==> flow/design.v <==
module JAM (
input CLK,
input RST,
output reg [2:0] W,
output reg [2:0] J,
input [6:0] Cost,
output reg [3:0] MatchCount,
output reg [9:0] MinCost,
output reg Valid );
reg [5:0]state;
reg [2:0]num[0:7];
reg [4:0]ix;
reg [9:0]tempCost;
reg [4:0]changePoint;
reg [4:0]n;
reg [4:0]max_min_pos;
reg [4:0]max_min_value;
always @(posedge CLK or posedge RST) 
begin
    if(RST)
    begin
		  W <= 0;
		  J <= 0;
		  Valid <= 0;
		  num[0] <= 0;
		  num[1] <= 1;
		  num[2] <= 2;
		  num[3] <= 3;
		  num[4] <= 4;
		  num[5] <= 5;
		  num[6] <= 6;
		  num[7] <= 7;
		  state <= 0;
		  ix <= 1;
		  tempCost <= 0;
		  MatchCount <= 0;
		  MinCost <= 1023;
		  changePoint <= 0;
		  n <= 10;
		  max_min_pos <= 0;
		  max_min_value <= 10;
    end
    else 
    begin
		case(state)
			5'd0:
			begin
				if(ix > 8)
				begin
					if(tempCost < MinCost)
					begin
						MatchCount <= 1;
						MinCost <= tempCost;
					end
					else if(tempCost == MinCost)
					begin
						MatchCount <= MatchCount + 1;
					end
					ix <= 1;
					tempCost <= 0;
					state <= 1;
				end
				else if(ix == 8)
				begin
					tempCost <= tempCost + Cost;
					ix <= ix + 1;
				end
				else
				begin
					tempCost <= tempCost + Cost;
					W <= ix;
					J <= num[ix];
					ix <= ix + 1;
				end
			end
			5'd1:
			begin
				if(num[7] > num[6])
				begin
					num[6] <= num[7];
					num[7] <= num[6];
					state <= 0;
					W <= 0;
					J <= num[0];
				end
				else if(num[6] > num[5])
				begin
					 if(num[7] > num[5] && num[7] < num[6])
					 begin
						num[7] <= num[6];
						num[5] <= num[7];
						num[6] <= num[5];
						state <= 0;
						W <= 0;
						J <= num[0];
					 end
					 else
					 begin
						num[5] <= num[6];
						num[6] <= num[7];
						num[7] <= num[5];
						state <= 0;
						W <= 0;
						J <= num[0];
					 end
				end
				else if(num[5] > num[4])
				begin
						if(num[6] < num[4] && ((num[7] < num[4]) || num[5] < num[7]) )
						begin
							num[4] <= num[5];
							num[5] <= num[7];
							num[7] <= num[4];
						end
						else if(num[6] > num[4] && num[5] > num[6] && num[7] < num[4])
						begin
							num[4] <= num[6];
							num[5] <= num[7];
							num[6] <= num[4];
							num[7] <= num[5];
						end
						else if(num[7] > num[4] && num[7] < num[6] && num[7] < num[5])
						begin
							num[4] <= num[7];
							num[5] <= num[4];
							num[7] <= num[5];
						end
						state <= 0;
						W <= 0;
						J <= num[0];
				end
				else if(num[4] > num[3])
				begin
					changePoint <= 3;
					state <= 2;
					n <= 4;
				end
				else if(num[3] > num[2])
				begin
					changePoint <= 2;
					state <= 2;
					n <= 3;
				end
				else if(num[2] > num[1])
				begin
					changePoint <= 1;
					state <= 2;
					n <= 2;
				end
				else if(num[1] > num[0])
				begin
					changePoint <= 0;
					state <= 2;
					n <= 1;
				end
				else
					state <= 4;
			end
			5'd2:
			begin
				if(n >= 8)
				begin
					num[changePoint] <= num[max_min_pos];
					num[max_min_pos] <= num[changePoint];
					state <= 3;
					max_min_value <= 10;
				end
				else
				begin
					if(num[n] > num[changePoint] && num[n] < max_min_value)
					begin
						max_min_pos <= n;
						max_min_value <= num[n];
					end
					n <= n + 1;
				end
			end
			5'd3:
			begin
				if(changePoint == 4)
				begin
					num[5] <= num[7];
					num[7] <= num[5];
				end
				else if(changePoint == 3)
				begin
					num[4] <= num[7];
					num[5] <= num[6];
					num[6] <= num[5];
					num[7] <= num[4];
				end
				else if(changePoint == 2)
				begin
					num[3] <= num[7];
					num[4] <= num[6];
					num[6] <= num[4];
					num[7] <= num[3];
				end
				else if(changePoint == 1)
				begin
					num[2] <= num[7];
					num[3] <= num[6];
					num[4] <= num[5];
					num[5] <= num[4];
					num[6] <= num[3];
					num[7] <= num[2];
				end
				else if(changePoint == 0)
				begin
					num[1] <= num[7];
					num[2] <= num[6];
					num[3] <= num[5];
					num[5] <= num[3];
					num[6] <= num[2];
					num[7] <= num[1];
				end
					state <= 0;
					W <= 0;
					J <= num[0];
			end
			5'd4:
			begin
				Valid <= 1;
			end
		endcase
    end
end
endmodule
== From RTL to reports: JAM ==
Each step is given for the RTL above and for the edited RTL.
"before" refers to lines of the RTL above, "after" to lines of the edited file.
"change": "after" minus "before" as printed here. "rel. change": 100 x difference / "before".
Not given: --

* Top module: JAM
* Clock: CLK
* Library: sky130hd
* Corner: tt_025C_1v80

== Diff ==
The edit as a unified diff against the file above.
A script made this edit. It changes what the design does and was not meant as an optimisation.

<pre>
@@ -168,5 +168,4 @@
 				else
 				begin
-					if(num[n] > num[changePoint] && num[n] < max_min_value)
 					begin
 						max_min_pos <= n;
</pre>

== Word-level counts ==
Counts by Yosys on the flattened word-level netlist (proc, flatten, opt, wreduce). Print and check cells are left out. Cells with the same type and inputs are merged into one.

{| class="wikitable"
|+ Storage and ports
! element !! before !! after !! change !! rel. change (%)
|-
| elaborated cells || 301 || 280 || -21 || -6.98
|-
| bits in registers || 84 || 79 || -5 || -5.95
|-
| output and inout bits || 21 || 21 || 0 || 0.00
|-
| bits of input ports || 9 || 9 || 0 || 0.00
|}

{| class="wikitable"
|+ Cells by class
! element !! before !! after !! change !! rel. change (%)
|-
| equal/unequal tests || 74 || 67 || -7 || -9.46
|-
| bitwise operators || 4 || 4 || 0 || 0.00
|-
| $add $sub $neg || 4 || 4 || 0 || 0.00
|-
| reductions and logical operators || 39 || 35 || -4 || -10.26
|-
| multiplexer cells || 139 || 132 || -7 || -5.04
|-
| order comparisons || 21 || 19 || -2 || -9.52
|}

{| class="wikitable"
|+ Operators with widths
! cell !! before !! after !! change !! rel. change (%)
|-
| two-way mux 3 bit || 104 || 100 || -4 || -3.85
|-
| equality test 3 bit with constant B || 16 || 12 || -4 || -25.00
|-
| two-way mux 5 bit || 15 || 13 || -2 || -13.33
|-
| equality test 3 x 2 -> 1 bit with constant B || 8 || 6 || -2 || -25.00
|-
| greater-than comparator 3 bit || 12 || 11 || -1 || -8.33
|-
| logical AND 1 bit || 7 || 6 || -1 || -14.29
|-
| AND reduction 3 bit || 5 || 4 || -1 || -20.00
|-
| nonzero test 2 bit || 5 || 4 || -1 || -20.00
|-
| equality test 3 x 1 -> 1 bit with constant B || 4 || 3 || -1 || -25.00
|-
| logical NOT 3 bit || 4 || 3 || -1 || -25.00
|-
| parallel mux 3 bit (select 8 bit) || 4 || 3 || -1 || -25.00
|-
| less-than comparator 3 x 5 -> 1 bit || 1 || 0 || -1 || -100.00
|-
| inequality test 2 bit with constant B || 14 || 14 || 0 || 0.00
|-
| inequality test 3 bit with constant B || 9 || 9 || 0 || 0.00
|-
| inequality test 4 bit with constant B || 7 || 7 || 0 || 0.00
|-
| parallel mux 3 bit (select 3 bit) || 6 || 6 || 0 || 0.00
|-
| less-than comparator 3 bit || 5 || 5 || 0 || 0.00
|-
| inequality test 5 bit with constant B || 4 || 4 || 0 || 0.00
|-
| inverter 1 bit || 4 || 4 || 0 || 0.00
|-
| parallel mux 3 bit (select 2 bit) || 3 || 3 || 0 || 0.00
|-
| AND reduction 6 bit || 3 || 3 || 0 || 0.00
|-
| AND reduction 8 bit || 3 || 3 || 0 || 0.00
|-
| adder 5 x 1 -> 5 bit with constant B || 2 || 2 || 0 || 0.00
|-
| equality test 5 x 2 -> 1 bit with constant B || 2 || 2 || 0 || 0.00
|-
| equality test 6 x 2 -> 1 bit with constant B || 2 || 2 || 0 || 0.00
|-
| two-way mux 4 bit || 2 || 2 || 0 || 0.00
|-
| two-way mux 6 bit || 2 || 2 || 0 || 0.00
|-
| inequality test 6 bit with constant B || 2 || 2 || 0 || 0.00
|}

The list need not be complete.

== Longest topological paths ==
Longest topological path by Yosys (ltp), each cell counted once; first at word level (registers and memories cut), then after technology mapping (sequential cells cut; the memories' decode and read muxes count).

{| class="wikitable"
|+ Depth
! element !! before !! after !! change !! rel. change (%)
|-
| word-level depth || 10 || 10 || 0 || 0.00
|-
| ABC_AREA || 0 || 0 || -- || --
|-
| depth in mapped cells || 16 || 12 || -4 || -25.00
|-
| depth with buffers taken out || 15 || 10 || -5 || -33.33
|}

== Synthesis result ==
Source: synth_stat.txt of the flow (Yosys; design flattened, memories mapped). It holds for the ABC_AREA given above (unset counts as 0); a run with the other value may have another netlist.

{| class="wikitable"
|+ Cell types
! cell !! before !! after !! change !! rel. change (%)
|-
| sky130_fd_sc_hd__nor2_1 || 53 || 38 || -15 || -28.30
|-
| sky130_fd_sc_hd__a31oi_1 || 17 || 5 || -12 || -70.59
|-
| sky130_fd_sc_hd__mux2i_1 || 39 || 50 || +11 || +28.21
|-
| sky130_fd_sc_hd__o21ai_0 || 85 || 76 || -9 || -10.59
|-
| sky130_fd_sc_hd__ha_1 || 68 || 60 || -8 || -11.76
|-
| sky130_fd_sc_hd__buf_2 || 11 || 3 || -8 || -72.73
|-
| sky130_fd_sc_hd__clkbuf_1 || 34 || 41 || +7 || +20.59
|-
| sky130_fd_sc_hd__o211ai_1 || 7 || 14 || +7 || +100.00
|-
| sky130_fd_sc_hd__a222oi_1 || 9 || 3 || -6 || -66.67
|-
| sky130_fd_sc_hd__o21ai_1 || 7 || 1 || -6 || -85.71
|-
| sky130_fd_sc_hd__o31ai_1 || 6 || 0 || -6 || -100.00
|-
| sky130_fd_sc_hd__a21oi_1 || 51 || 46 || -5 || -9.80
|-
| sky130_fd_sc_hd__a221oi_1 || 7 || 12 || +5 || +71.43
|-
| sky130_fd_sc_hd__and3_1 || 7 || 2 || -5 || -71.43
|-
| sky130_fd_sc_hd__nand4_1 || 6 || 2 || -4 || -66.67
|-
| sky130_fd_sc_hd__xor2_1 || 5 || 1 || -4 || -80.00
|-
| sky130_fd_sc_hd__a32oi_1 || 4 || 8 || +4 || +100.00
|-
| sky130_fd_sc_hd__inv_1 || 60 || 63 || +3 || +5.00
|}

The list need not be complete.

{| class="wikitable"
|+ Mapped netlist
! element !! before !! after !! change !! rel. change (%)
|-
| sequential part of the area (um2) || 2011.9 || 1909.3 || -102.6 || -5.10
|-
| buffer cells || 49 || 47 || -2 || -4.08
|-
| mapped flip-flops || 79 || 75 || -4 || -5.06
|-
| cell count || 839 || 771 || -68 || -8.10
|-
| synthesis area (um2) || 6941.7 || 6442.4 || -499.3 || -7.19
|}

== Timing after synthesis ==
Source: OpenSTA report_checks on the synthesized netlist (no wires, ideal clock, input and output delay 20% of the period each), path of least setup slack; recovery checks are left aside. Register names are those of the netlist, which keeps one name where synthesis merged equal registers.

{| class="wikitable"
|+ Path after synthesis
! element !! before !! after !! change !! rel. change (%)
|-
| path type || register -> register || input -> register || -- || --
|-
| start point || register n[1] || input (no name shown) || -- || --
|-
| end point || register max_min_pos[0] || register (no name shown) || -- || --
|-
| external input delay (ps) || -- || 1600 || -- || --
|-
| path buffers || 1 || 0 || -1 || -100.00
|-
| clock period (ps) || 8000 || 8000 || 0 || 0.00
|-
| path slack (ps) || 4726 || 4719 || -7 || --
|-
| launch time at the first pin (ps) || 0 || 1600 || +1600 || --
|-
| required time (ps) || 7872 || 7880 || +8 || +0.10
|-
| stages on the path || 15 || 10 || -5 || -33.33
|-
| setup time (ps) || 128 || 120 || -8 || --
|-
| delay of the path (ps) || 3275 || 1681 || -1594 || -48.67
|-
| data arrival time (ps) || 3147 || 3161 || +14 || +0.44
|-
| period reached after synthesis (ps) || 3274 || 3281 || +7 || +0.21
|}

"delay of the path" = arrival - input delay + setup time.
"stages on the path" counts driving pins, that of a launching flip-flop among them; a cell with two outputs on the path counts twice.
"period reached after synthesis" is the clock period less the worst setup slack; recovery checks do not enter. This is arithmetic on one report: input and output delays are still those of the set period (20% each).
Between the ends stands the longest chain of elaborated cells between them, by number of cells; it is not shown to be the way that was timed. Of several equally long chains one is given.
Each line given opens the expression or statement behind the cell; cells for indexed reads and writes are added by Yosys, which also makes memories of some case tables.
At most two assigning lines are given for a register; there are more.

Between the ends, after synthesis, before:
* Cell sequence: sky130_fd_sc_hd__dfstp_2 -> sky130_fd_sc_hd__inv_1 -> sky130_fd_sc_hd__ha_1 -> sky130_fd_sc_hd__or2_0 -> sky130_fd_sc_hd__buf_2 -> sky130_fd_sc_hd__a31oi_1 -> sky130_fd_sc_hd__nor2_1 -> sky130_fd_sc_hd__a31oi_1 -> sky130_fd_sc_hd__ha_1 -> sky130_fd_sc_hd__and2_1 -> sky130_fd_sc_hd__a211oi_2 -> sky130_fd_sc_hd__o21ai_1 -> sky130_fd_sc_hd__o31a_2 -> sky130_fd_sc_hd__a2111oi_4 -> sky130_fd_sc_hd__mux2_1
* Cells in the longest elaborated chain: 7
* Elaborated cells on any way between the ends: 19
* Classes of those cells: compare (3); eq/ne (7); mux (5); logic (1); reduce/logical (3)

{| class="wikitable"
|+ RTL lines, path after synthesis, before
! element !! RTL line !! RTL
|-
| start, declared || 15 || <nowiki>reg [4:0]n;</nowiki>
|-
| start, assigned || 39 || <nowiki>n <= 10;</nowiki>
|-
| start, assigned || 175 || <nowiki>n <= n + 1;</nowiki>
|-
| equality test 3 bit || 170 || <nowiki>if(num[n] > num[changePoint] && num[n] < max_min_value)</nowiki>
|-
| parallel mux 3 bit (select 8 bit) || 170 ||
|-
| two-way mux 3 bit || 161 || <nowiki>if(n >= 8)</nowiki>
|-
| two-way mux 3 bit || 45 || <nowiki>case(state)</nowiki>
|-
| greater-than comparator 3 bit || 170 ||
|-
| logical AND 1 bit || 170 ||
|-
| AND reduction 3 bit || -- ||
|-
| end, assigned || 40 || <nowiki>max_min_pos <= 0;</nowiki>
|-
| end, assigned || 172 || <nowiki>max_min_pos <= n;</nowiki>
|}

Between the ends, after synthesis, after:
* Cell sequence: sky130_fd_sc_hd__ha_1 -> sky130_fd_sc_hd__inv_1 -> sky130_fd_sc_hd__fa_1 -> sky130_fd_sc_hd__nor2b_1 -> sky130_fd_sc_hd__o21ai_0 -> sky130_fd_sc_hd__a21boi_0 -> sky130_fd_sc_hd__o21a_1 -> sky130_fd_sc_hd__nor2_1 -> sky130_fd_sc_hd__xnor2_1 -> sky130_fd_sc_hd__a31o_2
* Cells in the longest elaborated chain: 2
* Elaborated cells on any way between the ends: 2
* Classes of those cells: add/sub (1); mux (1)

{| class="wikitable"
|+ RTL lines, path after synthesis, after
! element !! RTL line !! RTL
|-
| start, declared || 6 ||
|-
| adder 10 x 7 -> 10 bit || 70 ||
|-
| two-way mux 10 bit || 48 || <nowiki>if(ix > 8)</nowiki>
|-
| end, assigned || 65 ||
|-
| end, assigned || 70 ||
|-
| end, declared || 13 ||
|}

== Timing after layout ==
From the final timing report of each run of pair A: the path of least setup slack in the routed layout; clock arrival at registers is part of the times.
The report prints the path's times to 10 ps; the period is as set.

{| class="wikitable"
|+ Path after layout
! element !! before !! after !! change !! rel. change (%)
|-
| path type || register -> register || register -> register || -- || --
|-
| start point || register n[1] || register num[4][2] || -- || --
|-
| end point || register max_min_pos[1] || register num[5][2] || -- || --
|-
| path buffers || 0 || 0 || 0 || --
|-
| required time (ps) || 3960 || 4010 || +50 || +1.26
|-
| stages on the path || 14 || 10 || -4 || -28.57
|-
| path slack (ps) || 240 || 350 || +110 || --
|-
| launch time at the first pin (ps) || 350 || 360 || +10 || +2.86
|-
| setup time (ps) || 110 || 70 || -40 || --
|-
| clock period (ps) || 3720 || 3720 || 0 || 0.00
|-
| data arrival time (ps) || 3720 || 3650 || -70 || -1.88
|}

Between the ends stands the longest chain of elaborated cells between them, by number of cells; it is not shown to be the way that was timed. Of several equally long chains one is given.
At most two assigning lines are given for a register; there are more.

Between the ends, after layout, before:
* Cell sequence: sky130_fd_sc_hd__dfstp_2 -> sky130_fd_sc_hd__inv_1 -> sky130_fd_sc_hd__ha_1 -> sky130_fd_sc_hd__or2_1 -> sky130_fd_sc_hd__a31oi_1 -> sky130_fd_sc_hd__nor2_1 -> sky130_fd_sc_hd__a31oi_2 -> sky130_fd_sc_hd__ha_1 -> sky130_fd_sc_hd__and2_1 -> sky130_fd_sc_hd__a211oi_2 -> sky130_fd_sc_hd__o21ai_1 -> sky130_fd_sc_hd__o31a_2 -> sky130_fd_sc_hd__a2111oi_4 -> sky130_fd_sc_hd__mux2_1
* Cells in the longest elaborated chain: 7
* Elaborated cells on any way between the ends: 19
* Classes of those cells: compare (3); eq/ne (7); mux (5); logic (1); reduce/logical (3)

{| class="wikitable"
|+ RTL lines, path after layout, before
! element !! RTL line !! RTL
|-
| start, declared || 15 || <nowiki>reg [4:0]n;</nowiki>
|-
| start, assigned || 39 || <nowiki>n <= 10;</nowiki>
|-
| start, assigned || 175 || <nowiki>n <= n + 1;</nowiki>
|-
| equality test 3 bit || 170 || <nowiki>if(num[n] > num[changePoint] && num[n] < max_min_value)</nowiki>
|-
| parallel mux 3 bit (select 8 bit) || 170 ||
|-
| two-way mux 3 bit || 161 || <nowiki>if(n >= 8)</nowiki>
|-
| two-way mux 3 bit || 45 || <nowiki>case(state)</nowiki>
|-
| greater-than comparator 3 bit || 170 ||
|-
| logical AND 1 bit || 170 ||
|-
| AND reduction 3 bit || -- ||
|-
| end, assigned || 40 || <nowiki>max_min_pos <= 0;</nowiki>
|-
| end, assigned || 172 || <nowiki>max_min_pos <= n;</nowiki>
|}

Between the ends, after layout, after:
* Cell sequence: sky130_fd_sc_hd__dfstp_2 -> sky130_fd_sc_hd__inv_1 -> sky130_fd_sc_hd__ha_1 -> sky130_fd_sc_hd__nor2b_4 -> sky130_fd_sc_hd__a221oi_2 -> sky130_fd_sc_hd__or4b_1 -> sky130_fd_sc_hd__a31oi_1 -> sky130_fd_sc_hd__o21ai_0 -> sky130_fd_sc_hd__a21oi_2 -> sky130_fd_sc_hd__mux2_2
* Cells in the longest elaborated chain: 10
* Elaborated cells on any way between the ends: 30
* Classes of those cells: compare (5); eq/ne (2); mux (16); reduce/logical (7)

{| class="wikitable"
|+ RTL lines, path after layout, after
! element !! RTL line !! RTL
|-
| start, declared || 11 || <nowiki>reg [2:0]num[0:7];</nowiki>
|-
| start, assigned || 111 || <nowiki>num[4] <= num[5];</nowiki>
|-
| start, assigned || 117 || <nowiki>num[4] <= num[6];</nowiki>
|-
| greater-than comparator 3 bit || 122 || <nowiki>else if(num[7] > num[4] && num[7] < num[6] && num[7] < num[5])</nowiki>
|-
| logical AND 1 bit (2 in a row) || 122 ||
|-
| two-way mux 3 bit || 122 ||
|-
| two-way mux 3 bit || 115 || <nowiki>else if(num[6] > num[4] && num[5] > num[6] && num[7] < num[4])</nowiki>
|-
| two-way mux 3 bit || 109 || <nowiki>if(num[6] < num[4] && ((num[7] < num[4]) || num[5] < num[7]) )</nowiki>
|-
| two-way mux 3 bit || 107 || <nowiki>else if(num[5] > num[4])</nowiki>
|-
| two-way mux 3 bit || 86 || <nowiki>else if(num[6] > num[5])</nowiki>
|-
| two-way mux 3 bit || 78 || <nowiki>if(num[7] > num[6])</nowiki>
|-
| parallel mux 3 bit (select 3 bit) || 45 || <nowiki>case(state)</nowiki>
|-
| end, assigned || 91 || <nowiki>num[5] <= num[7];</nowiki>
|-
| end, assigned || 99 || <nowiki>num[5] <= num[6];</nowiki>
|-
| end, declared || 11 ||
|}

== Layout results ==
Runs of the flow (Yosys, OpenROAD) on both versions; the two runs of a pair have the same settings. The constraints put input and output delay at 20% of the set period each and load the outputs with 0.01 pF.

Flow settings, pair A:
* CORE_UTILIZATION: 40
* period_ns: 3.72
* CAP_MARGIN: 20
* CORE_MARGIN: 2
* SLEW_MARGIN: 20

{| class="wikitable"
|+ Final reports, pair A
! element !! before !! after !! change !! rel. change (%)
|-
| utilization of the finished layout (%) || 46.1 || 46.5 || +0.4 || --
|-
| post-route setup TNS (ps) || 0 || 0 || 0 || --
|-
| total die area (um2) || 18424.0 || 17137.4 || -1286.6 || -6.98
|-
| clock period reached (ps) || 3485 || 3368 || -117 || -3.36
|-
| area of the synthesized netlist (um2) || 6941.7 || 6442.4 || -499.3 || -7.19
|-
| standard-cell area after layout (um2) || 7896.3 || 7352.1 || -544.2 || -6.89
|-
| lowest setup slack (ps) || 235 || 352 || +117 || --
|-
| post-route worst hold slack (ps) || 462 || 475 || +13 || --
|}

Flow settings, pair B:
* ABC_AREA: 0
* CELL_PAD_IN_SITES_DETAIL_PLACEMENT: 1
* CORE_ASPECT_RATIO: 0.7
* CORE_MARGIN: 6
* CORE_UTILIZATION: 31
* CTS_CLUSTER_SIZE: 57
* HOLD_SLACK_MARGIN: 0.27
* PLACE_DENSITY: 0.83
* TNS_END_PERCENT: 90
* period_ns: 3.15
* CAP_MARGIN: 20
* SLEW_MARGIN: 20

{| class="wikitable"
|+ Final reports, pair B
! element !! before !! after !! change !! rel. change (%)
|-
| utilization of the finished layout (%) || 39.3 || 38.1 || -1.2 || --
|-
| post-route setup TNS (ps) || -955 || 0 || +955 || --
|-
| total die area (um2) || 26185.3 || 24440.7 || -1744.6 || -6.66
|-
| clock period reached (ps) || 3400 || 3114 || -286 || -8.41
|-
| area of the synthesized netlist (um2) || 6941.7 || 6442.4 || -499.3 || -7.19
|-
| standard-cell area after layout (um2) || 8565.7 || 7643.6 || -922.1 || -10.77
|-
| lowest setup slack (ps) || -250 || 36 || +286 || --
|-
| post-route worst hold slack (ps) || 473 || 494 || +21 || --
|}

"clock period reached" is the run's clock period less its worst setup slack. It is reckoned from that one timing run; input and output delays stay at 20% of the period that was set.
